==> flow/design.v <==
`timescale 1ns / 1ps
module checkfr_fsm(
    input [31:0] num_in,
    input clk, rst, r_i,
    output res,
    output reg r_o
    );
    reg [4:0] lst;
    reg [4:0] iter;
    reg res_rg;
    reg [1:0] state;
    reg [31:0] num;
    always@(posedge clk)
    begin
        if(rst)
            state <= 2'b00;
        else
        case(state)
        2'b00: if(r_i)
            begin
                lst <= 5'b11111;
                iter <= 0;
                res_rg <= 0;
                num <= num_in;
                state <= 2'b01;
            end
        2'b01:
            begin
                for(iter = 0; iter <= 22; iter = iter + 1)
                begin
                    if (lst == 5'b11111 && num[iter])
                        lst = iter;
                    else
                        lst = lst;
                end
                state <= 2'b10;
            end
        2'b10:
            begin
                if (num[30:23] > 7'b1111111)
                begin
                   res_rg = num[31] || ((22-(num[30:23]-7'b1111111)) >= lst) && (lst!=5'b11111);
                end
                else
                begin
                    res_rg = 1;
                end
                state <= 2'b00;
            end
        default:
            state <= 2'b00;
        endcase
    end
    always@(posedge clk)
    begin
        if(rst)
            r_o <= 0;
        else if(state == 2'b10)
            r_o <= 1;
        else
            r_o <= 0;
    end
    assign res = res_rg;
endmodule
`timescale 1ns / 1ps
module sum_fsm(
    input clk, rst, r_i,
    input [31:0] a, b,
    output [31:0] res,
    output reg r_o
    );
    reg [3:0] state;
    reg [31:0] mx;
    reg [31:0] mn;
    reg [24:0] mant;
    reg [22:0] mant_res;
    reg [8:0] exp;
    reg [4:0] carry;
    reg [4:0] iter;
    reg [31:0] res_reg;
    always@(posedge clk)
    begin
        if(rst)
            state <= 3'b000;
        else
        case(state)
            3'b000:
            begin
                state <= 3'b001;
                mx <= 0;
                mn <= 0;
                mant_res <= 0;
                mant <= 0;
                exp <= 0;
                carry <= 0;
                iter <= 0;
                res_reg <= 0;
            end
            3'b001: if(r_i)
            begin
                mx = (a[30:23] > b[30:23]) ? a : (((a[30:23] == b[30:23])) ? (a[22:0] > b[22:0] ? a : b) : b );
                mn = (a == mx) ? b : a;
                state <= 3'b010;
            end
            3'b010:
            begin
                mant <= (mx[31]^mn[31]) ? {1'b1, mx[22:0]} - ({1'b1, mn[22:0]} >> (mx[30:23]-mn[30:23])): {1'b1, mx[22:0]}+({1'b1, mn[22:0]} >> (mx[30:23]-mn[30:23]));
                state <= 3'b011;
            end
            3'b011:
            begin
                for(iter = 0; iter <= 24; iter = iter + 1)
                begin
                    if(mant[iter])
                        carry = iter;
                    else
                        carry = carry;
                end
                state <= 3'b100;
            end
            3'b100:
            begin
                mant_res <= mant[24] ? (mant >> 1) : (mant << (23-carry)); 
                state <= 3'b101;
            end
            3'b101:
            begin
                exp <= mx[30:23]+carry-5'b10111;
                state <= 3'b110;
            end
            3'b110:
            begin
                res_reg <= mx[31] ? {1'b1, exp[7:0], mant_res} : {1'b0, exp[7:0], mant_res};
                state <= 3'b111;
            end
            3'b111:
                state <= 3'b000;
            default:
                state <= 3'b000;
        endcase
    end
    always@(posedge clk)
    begin
        if(rst)
            r_o <= 0;
        else
        case(state)
            3'b000: r_o <= 0;
            3'b111: r_o <= 1;
        endcase
    end
    assign res = res_reg;
endmodule
`timescale 1ns / 1ps
module del_fsm(
    input [31:0] n, x,
    input clk, rst, r_i,
    output [31:0] res,
    output reg r_o
    );
    reg [24:0] divisible;
    reg [24:0] divider;
    reg [7:0] divs_exp;
    reg [7:0] divd_exp;
    reg divd_fb;
    reg divs_fb;
    reg [4:0] state;
    reg [4:0] iter;
    reg [23:0] mant_res;
    reg [24:0] reminder;
    reg [4:0] carry;
    reg [4:0] carry_sh;
    reg [8:0] exp;
    reg [31:0] res_reg;
    always@(posedge clk)
    begin
        if(rst)
            state <= 5'b00000;
        else
        case(state)
            5'b00000:
            begin
                divisible <= 0;
                divider <= 0;
                divs_exp <= 0;
                divd_exp <= 0;
                divd_fb <= 0;
                divs_fb <= 0;
                iter <= 0;
                mant_res <= 0;
                reminder <= 0;
                carry <= 0;
                res_reg <= 0;
                state <= 5'b00001;
            end
            5'b00001: if(r_i)
            begin
                divisible <= {1'b1, n[22:0]};
                divider <= {1'b1, x[22:0]};
                divs_exp <= n[30:23];
                divd_exp <= x[30:23];
                divd_fb <= n[31];
                divs_fb <= x[31];
                state <= 5'b00010;
            end
            5'b00010:
            begin
                if(divisible >= divider)
                begin
                    divisible <= divisible-divider;
                    mant_res <= mant_res +1'b1;
                    state <= 5'b00010;
                end
                else
                begin
                    reminder <= divisible;
                    state <= 5'b00011;
                end
            end
            5'b00011:
            begin
                reminder <= reminder << 1;
                state <= 5'b00100;
            end
            5'b00100:
            begin
                if(!mant_res[23])
                    state <= 5'b00101;
                else
                    state <= 5'b01010;  
            end
            5'b00101:
            begin
                if(reminder < divider)
                begin
                    mant_res <= mant_res << 1;
                    reminder <= reminder << 1;
                    state <= 5'b01001;
                end
                else
                    state <= 5'b00110;
            end
            5'b00110:
            begin
                mant_res <= (mant_res << 1) + 1'b1;
                state <= 5'b00111;
            end
            5'b00111:
            begin
                reminder <= reminder - divider;
                state <= 5'b01000;
            end
            5'b01000:
            begin
                reminder <= reminder << 1;
                state <= 5'b01001;
            end
            5'b01001:
            begin
                if(iter < 22)
                begin
                    iter <= iter + 1;
                    state <= 5'b00100;
                end
                else
                begin
                    state <= 5'b01010;
                    iter <= 0;
                end
            end
            5'b01010:  
            begin
                if(iter <= 23)
                    state <= 5'b01011;
                else
                    state <= 5'b01100;
            end
            5'b01011:
            begin
                if(mant_res[iter])
                begin
                    carry <= iter;
                    state <= 5'b01101;
                end
                else
                    state <= 5'b01101;
            end
            5'b01101:
            begin
                iter <= iter + 1;
                state <= 5'b01010;
            end
            5'b01100:
            begin
                carry_sh <= 23 - carry;
                state <= 5'b01110;
            end
            5'b01110:
            begin
                mant_res <= mant_res << carry_sh;
                state <= 5'b01111;
            end
            5'b01111:
            begin
                exp <= {1'b0,divs_exp}+7'b1111111-{1'b0,divd_exp};
                state <= 5'b10000;
            end
            5'b10000:
            begin
                res_reg <= {divs_fb^divd_fb, exp[7:0]-5'b10111+carry, mant_res[22:0]};
                state <= 5'b10001;
            end
            5'b10001:
            begin
                state <= 5'b00000;
            end
            default:
                state <= 5'b00000;
        endcase
    end
    always@(posedge clk)
    begin
        if(rst)
            r_o <= 0;
        else if(state == 5'b10001)
            r_o <= 1;
        else
            r_o <= 0;
    end    
    assign res = res_reg;
endmodule
`timescale 1ns / 1ps
module pow2_fsm(
    input [31:0] x,  
    input clk,
    input rst,
    input r_i,
    output [31:0] res,
    output err,
    output reg r_o
    );
    reg [8:0] exp_in;
    reg [22:0] mant_in;
    reg fb;
    reg [8:0] exp;
    reg [47:0] mant;
    reg [22:0] mant_res;
    reg [2:0] state;
    reg [31:0] res_reg;
    reg over;
    always@(posedge clk)
    begin
        if(rst)
            state <= 3'b000;
        else
        case(state)
        3'b000: if(r_i)
        begin
            exp_in <= x[30:23];
            mant_in <= x[22:0];
            fb <= x[31];
            exp <= 0;
            mant <= 0;
            mant_res <= 0;
            over <= 0;
            res_reg <= 0;
            state <= 3'b001;
        end
        3'b001:
        begin
            mant <= {1'b1,mant_in}*{1'b1,mant_in};
            state <= 3'b010;
        end
        3'b010:
        begin
            mant_res <= mant[47] ? mant[46:24] : mant[45:23];  
            state <= 3'b011;
        end
        3'b011:
        begin
            exp <= {1'b0,exp_in}+{1'b0,exp_in}-9'b001111111+mant[47];
            state <= 3'b100;
        end
        3'b100:
        begin
            res_reg = {1'b0, exp[7:0], mant_res};
            over = exp_in[7] ? {exp_in, mant_in} > res_reg[30:0] : {exp_in, mant_in} < res_reg[30:0];
            state <= 3'b101;
        end
        3'b101:
        begin
            state <= 3'b000;
        end
        default:
            state <= 3'b000;
        endcase
    end
    always@(posedge clk)
    begin
        if(rst)
            r_o <= 0;
        else if(state == 3'b101)
            r_o <= 1;
        else
            r_o <= 0;
    end
    assign res = res_reg;
    assign err = over;
endmodule
`timescale 1ns / 1ps
module fsm(
    input [15:0] dataIn,
    input R_I,
    input reset,
    input clk,
    output reg r_o,
    output reg [1:0] err,
    output [31:0] dataOut,
    output ready
    );
    reg [3:0] state;
    reg [31:0] reg_x;
    reg [31:0] reg_n;
    reg [31:0] counter;
    reg [31:0] step1;
    reg [31:0] step2;
    reg fr_i;
    reg fr_flag;
    wire fr_o;
    wire fr_res;
    reg incr_i;
    reg incr_flag;
    wire incr_o;
    wire [31:0] inc_res;
    reg sm_ri;
    reg sm_flag;
    wire sm_ro;
    wire [31:0] sm_res;
    reg dl_ri;
    reg dl_flag;
    wire dl_ro;
    wire [31:0] dl_res;
    reg pw_ri;
    reg pw_flag;
    wire pw_ro;
    wire pw_err;
    wire [31:0] pw_res;
    always@(posedge clk)
    begin
        if(reset)
        begin
            state <= 0;
            fr_i <= 0;
            incr_i <= 0;
            sm_ri <= 0;
            dl_ri <= 0;
            pw_ri <= 0;
        end
        else
        begin
            case(state)
                4'b0000:
                begin
                    reg_x <= 0;
                    reg_n <= 0;
                    counter <= 0;
                    err <= 0;
                    state <= 4'b0001;
                    fr_i <= 0;
                    fr_flag <= 1;
                    incr_i <= 0;
                    incr_flag <= 1;
                    sm_ri <= 0;
                    sm_flag <= 1;
                    dl_ri <= 0;
                    dl_flag <= 1;
                    pw_ri <= 0;
                    pw_flag <= 1;
                end
                4'b0001: if(R_I)
                begin
                    reg_x[31:16] <= dataIn;
                    state <= 4'b0010;
                end
                4'b0010: if(R_I)
                begin
                    reg_x[15:0] <= dataIn;
                    if ({reg_x[31:16], dataIn} == 0)
                    begin 
                        err <= 2'b11;
                        state <= 4'b1110;
                    end
                    else
                        state <= 4'b0011;    
                end
                4'b0011: if(R_I)
                begin
                    reg_n[31:16] <= dataIn;
                    state <= 4'b0100;
                end
                4'b0100: if(R_I)
                begin
                    reg_n[15:0] <= dataIn;
                    state <= 4'b1100;
                end
                4'b1100:  
                begin
                    if(fr_o)
                    begin
                        if(fr_res)
                        begin
                            err <= 2'b10;
                            reg_x <= 0;
                            fr_flag <= 1;
                            state <= 4'b1110;
                        end
                        else
                        begin
                            fr_flag <= 1;
                            state <= 4'b1101;
                        end
                    end
                    else
                    begin
                        if(fr_flag)
                        begin
                            fr_i <= 1;
                            fr_flag <= 0;
                        end
                        else
                            fr_i <= 0;
                   end
                end
                4'b1101:
                begin
                    state <= 4'b0101;
                end
                4'b0101:  
                begin
                    if(incr_o)
                    begin
                        counter <= inc_res;
                        if (inc_res[30:23]>reg_n[30:23] ? 1 : (inc_res[30:23]==reg_n[30:23] ? inc_res[22:0]>=reg_n[22:0] : 0))
                        begin
                            state <= 4'b0000;
                            incr_flag <= 1;
                        end
                        else
                        begin
                            incr_flag <= 1;
                            state <= 4'b0110;
                        end
                    end
                    else
                    begin
                        if(incr_flag)
                        begin
                            incr_i <= 1;
                            incr_flag <= 0;
                        end
                        else
                            incr_i <= 0;
                    end    
                end
                4'b0110:  
                begin
                    if(pw_ro)
                    begin
                        if (pw_err)
                        begin
                            err <= 2'b01;
                            reg_x <= 0;
                            state <= 4'b1110;
                            pw_flag <= 1;
                        end
                        else
                        begin
                            pw_flag <= 1;
                            step1 <= pw_res;
                            state <= 4'b0111;
                        end
                    end
                    else
                    begin
                        if(pw_flag)
                        begin
                            pw_ri <= 1;
                            pw_flag <= 0;
                        end
                        else
                            pw_ri <= 0;
                    end
                end
                4'b0111:  
                begin
                    if(dl_ro)
                    begin
                        dl_flag <= 1;
                        step2 <= dl_res;
                        state <= 4'b1000;
                    end
                    else
                    begin
                        if(dl_flag)
                        begin
                            dl_ri <= 1;
                            dl_flag <= 0;
                        end
                        else
                            dl_ri <= 0;
                   end
                end
                4'b1000:  
                begin
                    if(sm_ro)
                    begin
                        sm_flag <= 1;
                        reg_x <= sm_res;
                        state <= 4'b1110;
                    end
                    else
                    begin
                        if(sm_flag)
                        begin
                            sm_ri <= 1;
                            sm_flag <= 0;
                        end
                        else
                            sm_ri <= 0;
                    end
                end
                4'b1110:  
                begin
                    if(err==0)
                        state <= 4'b0101;
                    else
                        state <= 4'b0000;
                end
            endcase 
        end
    end
    always@(posedge clk)
    begin
        if(reset)
            r_o <= 0;
        else
        case(state)
            4'b0000: r_o <= 0;
            4'b0101: r_o <= 0;
            4'b1110: r_o <= 1;
            4'b1101: r_o <= 1;
        endcase
    end
    assign dataOut = reg_x;
    assign ready = (state == 4'b0001) || (state == 4'b0010) ||
                   (state == 4'b0011) || (state == 4'b0100);
    checkfr_fsm FR(
        .clk(clk),
        .rst(reset),
        .r_i(fr_i),
        .num_in(reg_n),
        .res(fr_res),
        .r_o(fr_o)
    );
    sum_fsm INCR(
        .clk(clk),
        .rst(reset),
        .r_i(incr_i),
        .r_o(incr_o),
        .a(counter),
        .b(32'b00111111100000000000000000000000),
        .res(inc_res)
    );
    sum_fsm SM(
        .clk(clk),
        .rst(reset),
        .r_i(sm_ri),
        .r_o(sm_ro),
        .a(step1),
        .b(step2),
        .res(sm_res)
    );
    pow2_fsm PW(
        .clk(clk),
        .rst(reset),
        .r_i(pw_ri),
        .r_o(pw_ro),
        .x(reg_x),
        .err(pw_err),
        .res(pw_res)
    );
    del_fsm DL(
        .clk(clk),
        .rst(reset),
        .r_i(dl_ri),
        .r_o(dl_ro),
        .n(reg_n),
        .x(reg_x),
        .res(dl_res)
    );
endmodule
### Reports on fsm

What the tools print for fsm, step after step.
Line numbers count from 1 in the design file above.
Library cell names are shortened.
The mark - stands for no value.

* top module: fsm
* clock: clk
* library: sky130hd
* timing corner: tt_025C_1v80

### Word-level counts

Yosys after proc, flatten, opt, wreduce and memory -nomap, before mapping. Memory bits, and registers merged into a memory's read port (data or address), are not among the register bits. Print and check cells are not counted.

* mux-type cells: 273
* reduce/logical cells: 127
* bitwise logic cells: 5
* $lt $le $gt $ge: 14
* add/sub/neg operators: 27
* multipliers: 1
* shifts and indexed selects: 6
* eq/ne operators: 106

Operators with widths (count)
* multiplier 24 x 24 -> 48 bit: 1
* 2-to-1 mux 5 bit: 121
* case mux 32 bit (select 2 bit): 9
* 2-to-1 mux 32 bit: 16
* 2-to-1 mux 25 bit: 7
* case mux 16 bit (select 5 bit): 2
* case mux 25 bit (select 2 bit): 3
* case mux 23 bit (select 2 bit): 3
* == test 5 bit with constant B: 25
* case mux 25 bit (select 5 bit): 1
* case mux 24 bit (select 5 bit): 1
* 2-to-1 mux 16 bit: 7
* case mux 48 bit (select 2 bit): 1
* 2-to-1 mux 23 bit: 4
* case mux 5 bit (select 17 bit): 1
* case mux 8 bit (select 2 bit): 5
* case mux 25 bit (select 3 bit): 1
* left shift 25 x 32 -> 23 bit: 2
* == test 32 bit: 2
* 2-to-1 mux 4 bit: 16
* case mux 16 bit (select 2 bit): 2
* nonzero test 2 bit: 31
* case mux 4 bit (select 7 bit): 2
* AND reduction 3 bit: 18
* != test 26 x 1 -> 1 bit with constant B: 2
* adder 24 x 25 -> 25 bit: 2
* subtractor 24 x 25 -> 25 bit: 2
* >> shifter 24 x 8 -> 25 bit: 2

Not listed: further kinds 78, cells in them 270.

* input port bits: 19
* register bits after elaboration: 867
* cells after elaboration: 626
* output and inout bits: 36

### Logic depth

Longest topological path by Yosys (ltp), each cell counted once; first at word level (registers and memories cut), then after technology mapping (sequential cells cut; the memories' decode and read muxes count).

* depth in word-level cells: 114
* ABC_AREA: 0
* depth in mapped cells: 29
* gate-level depth less buffers: 27

### Mapped cells and area

Yosys stat after the flow's synthesis: flattened, memories mapped to cells. It holds for the ABC_AREA given above (unset counts as 0); a run with the other value may have another netlist.
The area totals of this step are shown rounded.

* area of sequential cells: 0.0256 mm²
* chip area (Yosys): 0.0664 mm²
* flip-flops: 874
* buffers: 250
* standard cells after synthesis: 6240

Cells by type
* edfxtp_1: count 808, total area 2.43E+04 µm²
* fa_1: count 433, total area 8.67E+03 µm²
* ha_1: count 451, total area 5.64E+03 µm²
* inv_1: count 781, total area 2.93E+03 µm²
* and2_1: count 443, total area 2.77E+03 µm²
* mux4_2: count 71, total area 1.6E+03 µm²
* mux2i_1: count 146, total area 1.46E+03 µm²
* nor2_1: count 356, total area 1.34E+03 µm²
* nand2_1: count 353, total area 1.33E+03 µm²
* a21oi_1: count 264, total area 1.32E+03 µm²
* dfxtp_1: count 66, total area 1.32E+03 µm²
* nor2b_1: count 211, total area 1.32E+03 µm²
* xor2_1: count 122, total area 1.07E+03 µm²
* o21ai_0: count 211, total area 1.06E+03 µm²
* xnor2_1: count 110, total area 963.424 µm²
* clkbuf_1: count 222, total area 833.299 µm²
* nor3_1: count 120, total area 600.576 µm²
* a21o_1: count 79, total area 593.069 µm²

Other cell types: 75; their cells: 993.
The figures by module come from a second, unflattened synthesis with its own total; it is not the netlist above.

* cells (unflattened synthesis): 6780
* area (unflattened synthesis): 0.0697 mm²

Each row is one instance without its submodules.

Modules
* sum_fsm: cells 1362, sequential area 0.00489 mm², area 0.0131 mm², instances 2
* pow2_fsm: cells 2101, sequential area 0.00371 mm², area 0.0212 mm², instances 1
* del_fsm: cells 1197, sequential area 0.00552 mm², area 0.0122 mm², instances 1
* fsm: cells 507, sequential area 0.00538 mm², area 0.00747 mm², instances 1
* checkfr_fsm: cells 251, sequential area 0.00122 mm², area 0.00254 mm², instances 1

### Worst setup path after synthesis

OpenSTA on the mapped netlist: ideal clock, no wires. The path of least setup slack (recovery checks aside). Input and output delay are each 20% of the period. Register names are those of the netlist, which keeps one name where synthesis merged equal registers.

* kind: reg2reg
* from: register PW.mant_in[2]
* to: register PW.mant[46]
* buffers on the path: 2
* path delay: 8.120 ns
* time at the first pin: 0.000 ns
* clock period: 10.0 ns
* path slack: 1.880 ns
* stages: 28
* data arrival time: 7.861 ns
* data required time: 9.741 ns
* setup time: 0.259 ns
* synthesis period reached: 8.12 ns

"path delay" = arrival - input delay + setup time.
"stages" counts driving pins, that of a launching flip-flop among them; a cell with two outputs on the path counts twice.
"synthesis period reached" is the clock period less the worst setup slack; recovery checks do not enter. This is arithmetic on one report: input and output delays are still those of the set period (20% each).
The rows between start and end are the longest chain of elaborated cells between them; the timing report does not say that the signal goes this way. Where chains are equally long, one stands for them.
Each line given opens the expression or statement behind the cell; cells for indexed reads and writes are added by Yosys, which also makes memories of some case tables.

* path through: edfxtp_1 clkbuf_1 inv_1 clkbuf_1 nor2_1 fa_1 fa_1 fa_1 inv_1 fa_1 inv_1 fa_1 inv_1 fa_1 inv_1 fa_1 ha_1 a211oi_1 or3_1 nand4_1 or4_1 a311oi_2 o21ai_0 a2111oi_0 nor3_1 o31ai_1 a21o_1 a21oi_1
* length of the longest elaborated chain: 2
* elaborated cells between the ends (all ways): 2
* RTL lines with such cells: 2
* those cells by class: mul: 1; mux: 1

RTL lines, path after synthesis
* start: declaration: line 343 `reg [22:0] mant_in;`
* start: assignment: line 360 `mant_in <= x[22:0];`
* multiplier 24 x 24 -> 48 bit: line 371 `mant <= {1'b1,mant_in}*{1'b1,mant_in};`
* case mux 48 bit (select 2 bit): line 356 `case(state)`
* end: assignment: line 363 `mant <= 0;`
* end: assignment: line 371
* end: declaration: line 346 `reg [47:0] mant;`

### Worst path after layout

Path of least setup slack in the final report of flow run A (OpenROAD, finished layout, wires in). Where an end is a register, its clock arrival counts in the times.

* kind: reg2reg
* from: register PW.mant_in[15]
* to: register PW.mant[46]
* data required time: 7.46 ns
* clock period: 6.98 ns
* buffers on the path: 2
* setup time: 0.22 ns
* data arrival time: 8.21 ns
* stages: 25
* path slack: -0.75 ns
* time at the first pin: 0.70 ns

The rows between start and end are the longest chain of elaborated cells between them; the timing report does not say that the signal goes this way. Where chains are equally long, one stands for them.

* path through: edfxtp_1 buf_6 and2_4 fa_2 fa_1 fa_1 inv_1 fa_1 fa_2 fa_1 inv_1 fa_1 ha_4 a211oi_2 or3_4 nand4_1 or4_4 a311oi_2 buf_4 o21ai_4 a2111oi_4 nor3_2 o31ai_2 a21o_1 a21oi_2
* length of the longest elaborated chain: 2
* elaborated cells between the ends (all ways): 2
* RTL lines with such cells: 2
* those cells by class: mul: 1; mux: 1

RTL lines, path post-layout
* start: declaration: line 343 `reg [22:0] mant_in;`
* start: assignment: line 360 `mant_in <= x[22:0];`
* multiplier 24 x 24 -> 48 bit: line 371 `mant <= {1'b1,mant_in}*{1'b1,mant_in};`
* case mux 48 bit (select 2 bit): line 356 `case(state)`
* end: assignment: line 363 `mant <= 0;`
* end: assignment: line 371
* end: declaration: line 346 `reg [47:0] mant;`

FLOW RESULTS
============

Measured data: module fsm, platform sky130hd, 4 stored runs of the flow under differing settings, order arbitrary. Input and output delays are each 20% of the period that was set; the output load is 0.01 pF.
"achieved clock period": clock period set for the run, less the worst setup slack. It is reckoned from that one timing run; input and output delays stay at 20% of the period that was set.
"time of the worst setup path": the worst setup path's part of the clock period (all of it between registers, 20% less for each end at a port) less its slack. A launch clock that arrives late makes it longer, a capture clock that arrives late makes it shorter.
"total power of the final layout": no workload was simulated; the value follows from the tool's default switching activity.
Measured values are rounded.

### Flow run A

Settings: `ABC_AREA=0`, `CAP_MARGIN=15`, `CELL_PAD_IN_SITES_DETAIL_PLACEMENT=2`, `CELL_PAD_IN_SITES_GLOBAL_PLACEMENT=3`, `CORE_ASPECT_RATIO=1.05`, `CORE_UTILIZATION=32`, `CTS_CLUSTER_DIAMETER=194`, `CTS_CLUSTER_SIZE=56`, `GPL_TIMING_DRIVEN=1`, `MAX_ROUTING_LAYER=met5`, `MIN_ROUTING_LAYER=met2`, `PLACE_DENSITY_LB_ADDON=0.04`, `SETUP_SLACK_MARGIN=1.7`, `SLEW_MARGIN=35`, `TNS_END_PERCENT=90`, `period_ns=6.98`, `CORE_MARGIN=2`

- Cell area after synthesis: 0.0664 mm²
- Worst setup slack after layout: -0.752 ns
- Sum of negative setup slack: -12.0 ns
- Post-route utilization: 37.5%
- Total power of the final layout: 11.3 mW
- Std-cell area (final layout): 0.0774 mm²
- Time of the worst setup path: 7.73 ns
- Worst path kind: reg2reg
- Area of the die: 0.211 mm²
- Smallest hold slack: 0.447 ns
- Achieved clock period: 7.732 ns

### Flow run B

Settings: `CELL_PAD_IN_SITES_DETAIL_PLACEMENT=1`, `CELL_PAD_IN_SITES_GLOBAL_PLACEMENT=0`, `CORE_ASPECT_RATIO=0.58`, `CORE_MARGIN=3`, `GPL_ROUTABILITY_DRIVEN=0`, `MAX_ROUTING_LAYER=met4`, `MIN_ROUTING_LAYER=met2`, `PLACE_DENSITY_LB_ADDON=0.17`, `SLEW_MARGIN=25`, `period_ns=10.0`, `CAP_MARGIN=20`, `CORE_UTILIZATION=40`

Did not finish, routing stopped with GRT-0116.

### Flow run C

Settings: `ABC_AREA=1`, `CAP_MARGIN=15`, `CELL_PAD_IN_SITES_DETAIL_PLACEMENT=2`, `CELL_PAD_IN_SITES_GLOBAL_PLACEMENT=1`, `CORE_UTILIZATION=47`, `CTS_CLUSTER_DIAMETER=194`, `GPL_TIMING_DRIVEN=1`, `HOLD_SLACK_MARGIN=0.04`, `PLACE_DENSITY_LB_ADDON=0.04`, `SLEW_MARGIN=35`, `TNS_END_PERCENT=55`, `period_ns=6.12`, `CORE_MARGIN=2`

Did not finish, clock tree synthesis stopped with DPL-0033.

### Flow run D

Settings: `ABC_AREA=1`, `CAP_MARGIN=15`, `CELL_PAD_IN_SITES_DETAIL_PLACEMENT=1`, `CELL_PAD_IN_SITES_GLOBAL_PLACEMENT=1`, `CORE_UTILIZATION=47`, `CTS_CLUSTER_DIAMETER=194`, `GPL_TIMING_DRIVEN=1`, `PLACE_DENSITY_LB_ADDON=0.04`, `SLEW_MARGIN=35`, `period_ns=6.12`, `CORE_MARGIN=2`

- Total power of the final layout: 18.6 mW
- Std-cell area (final layout): 0.081 mm²
- Area of the die: 0.143 mm²
- Sum of negative setup slack: -62.5 ns
- Smallest hold slack: 0.394 ns
- Worst setup slack after layout: -2.43 ns
- Cell area after synthesis: 0.0657 mm²
- Achieved clock period: 8.554 ns
- Post-route utilization: 58.2%
- Time of the worst setup path: 8.55 ns
- Worst path kind: reg2reg
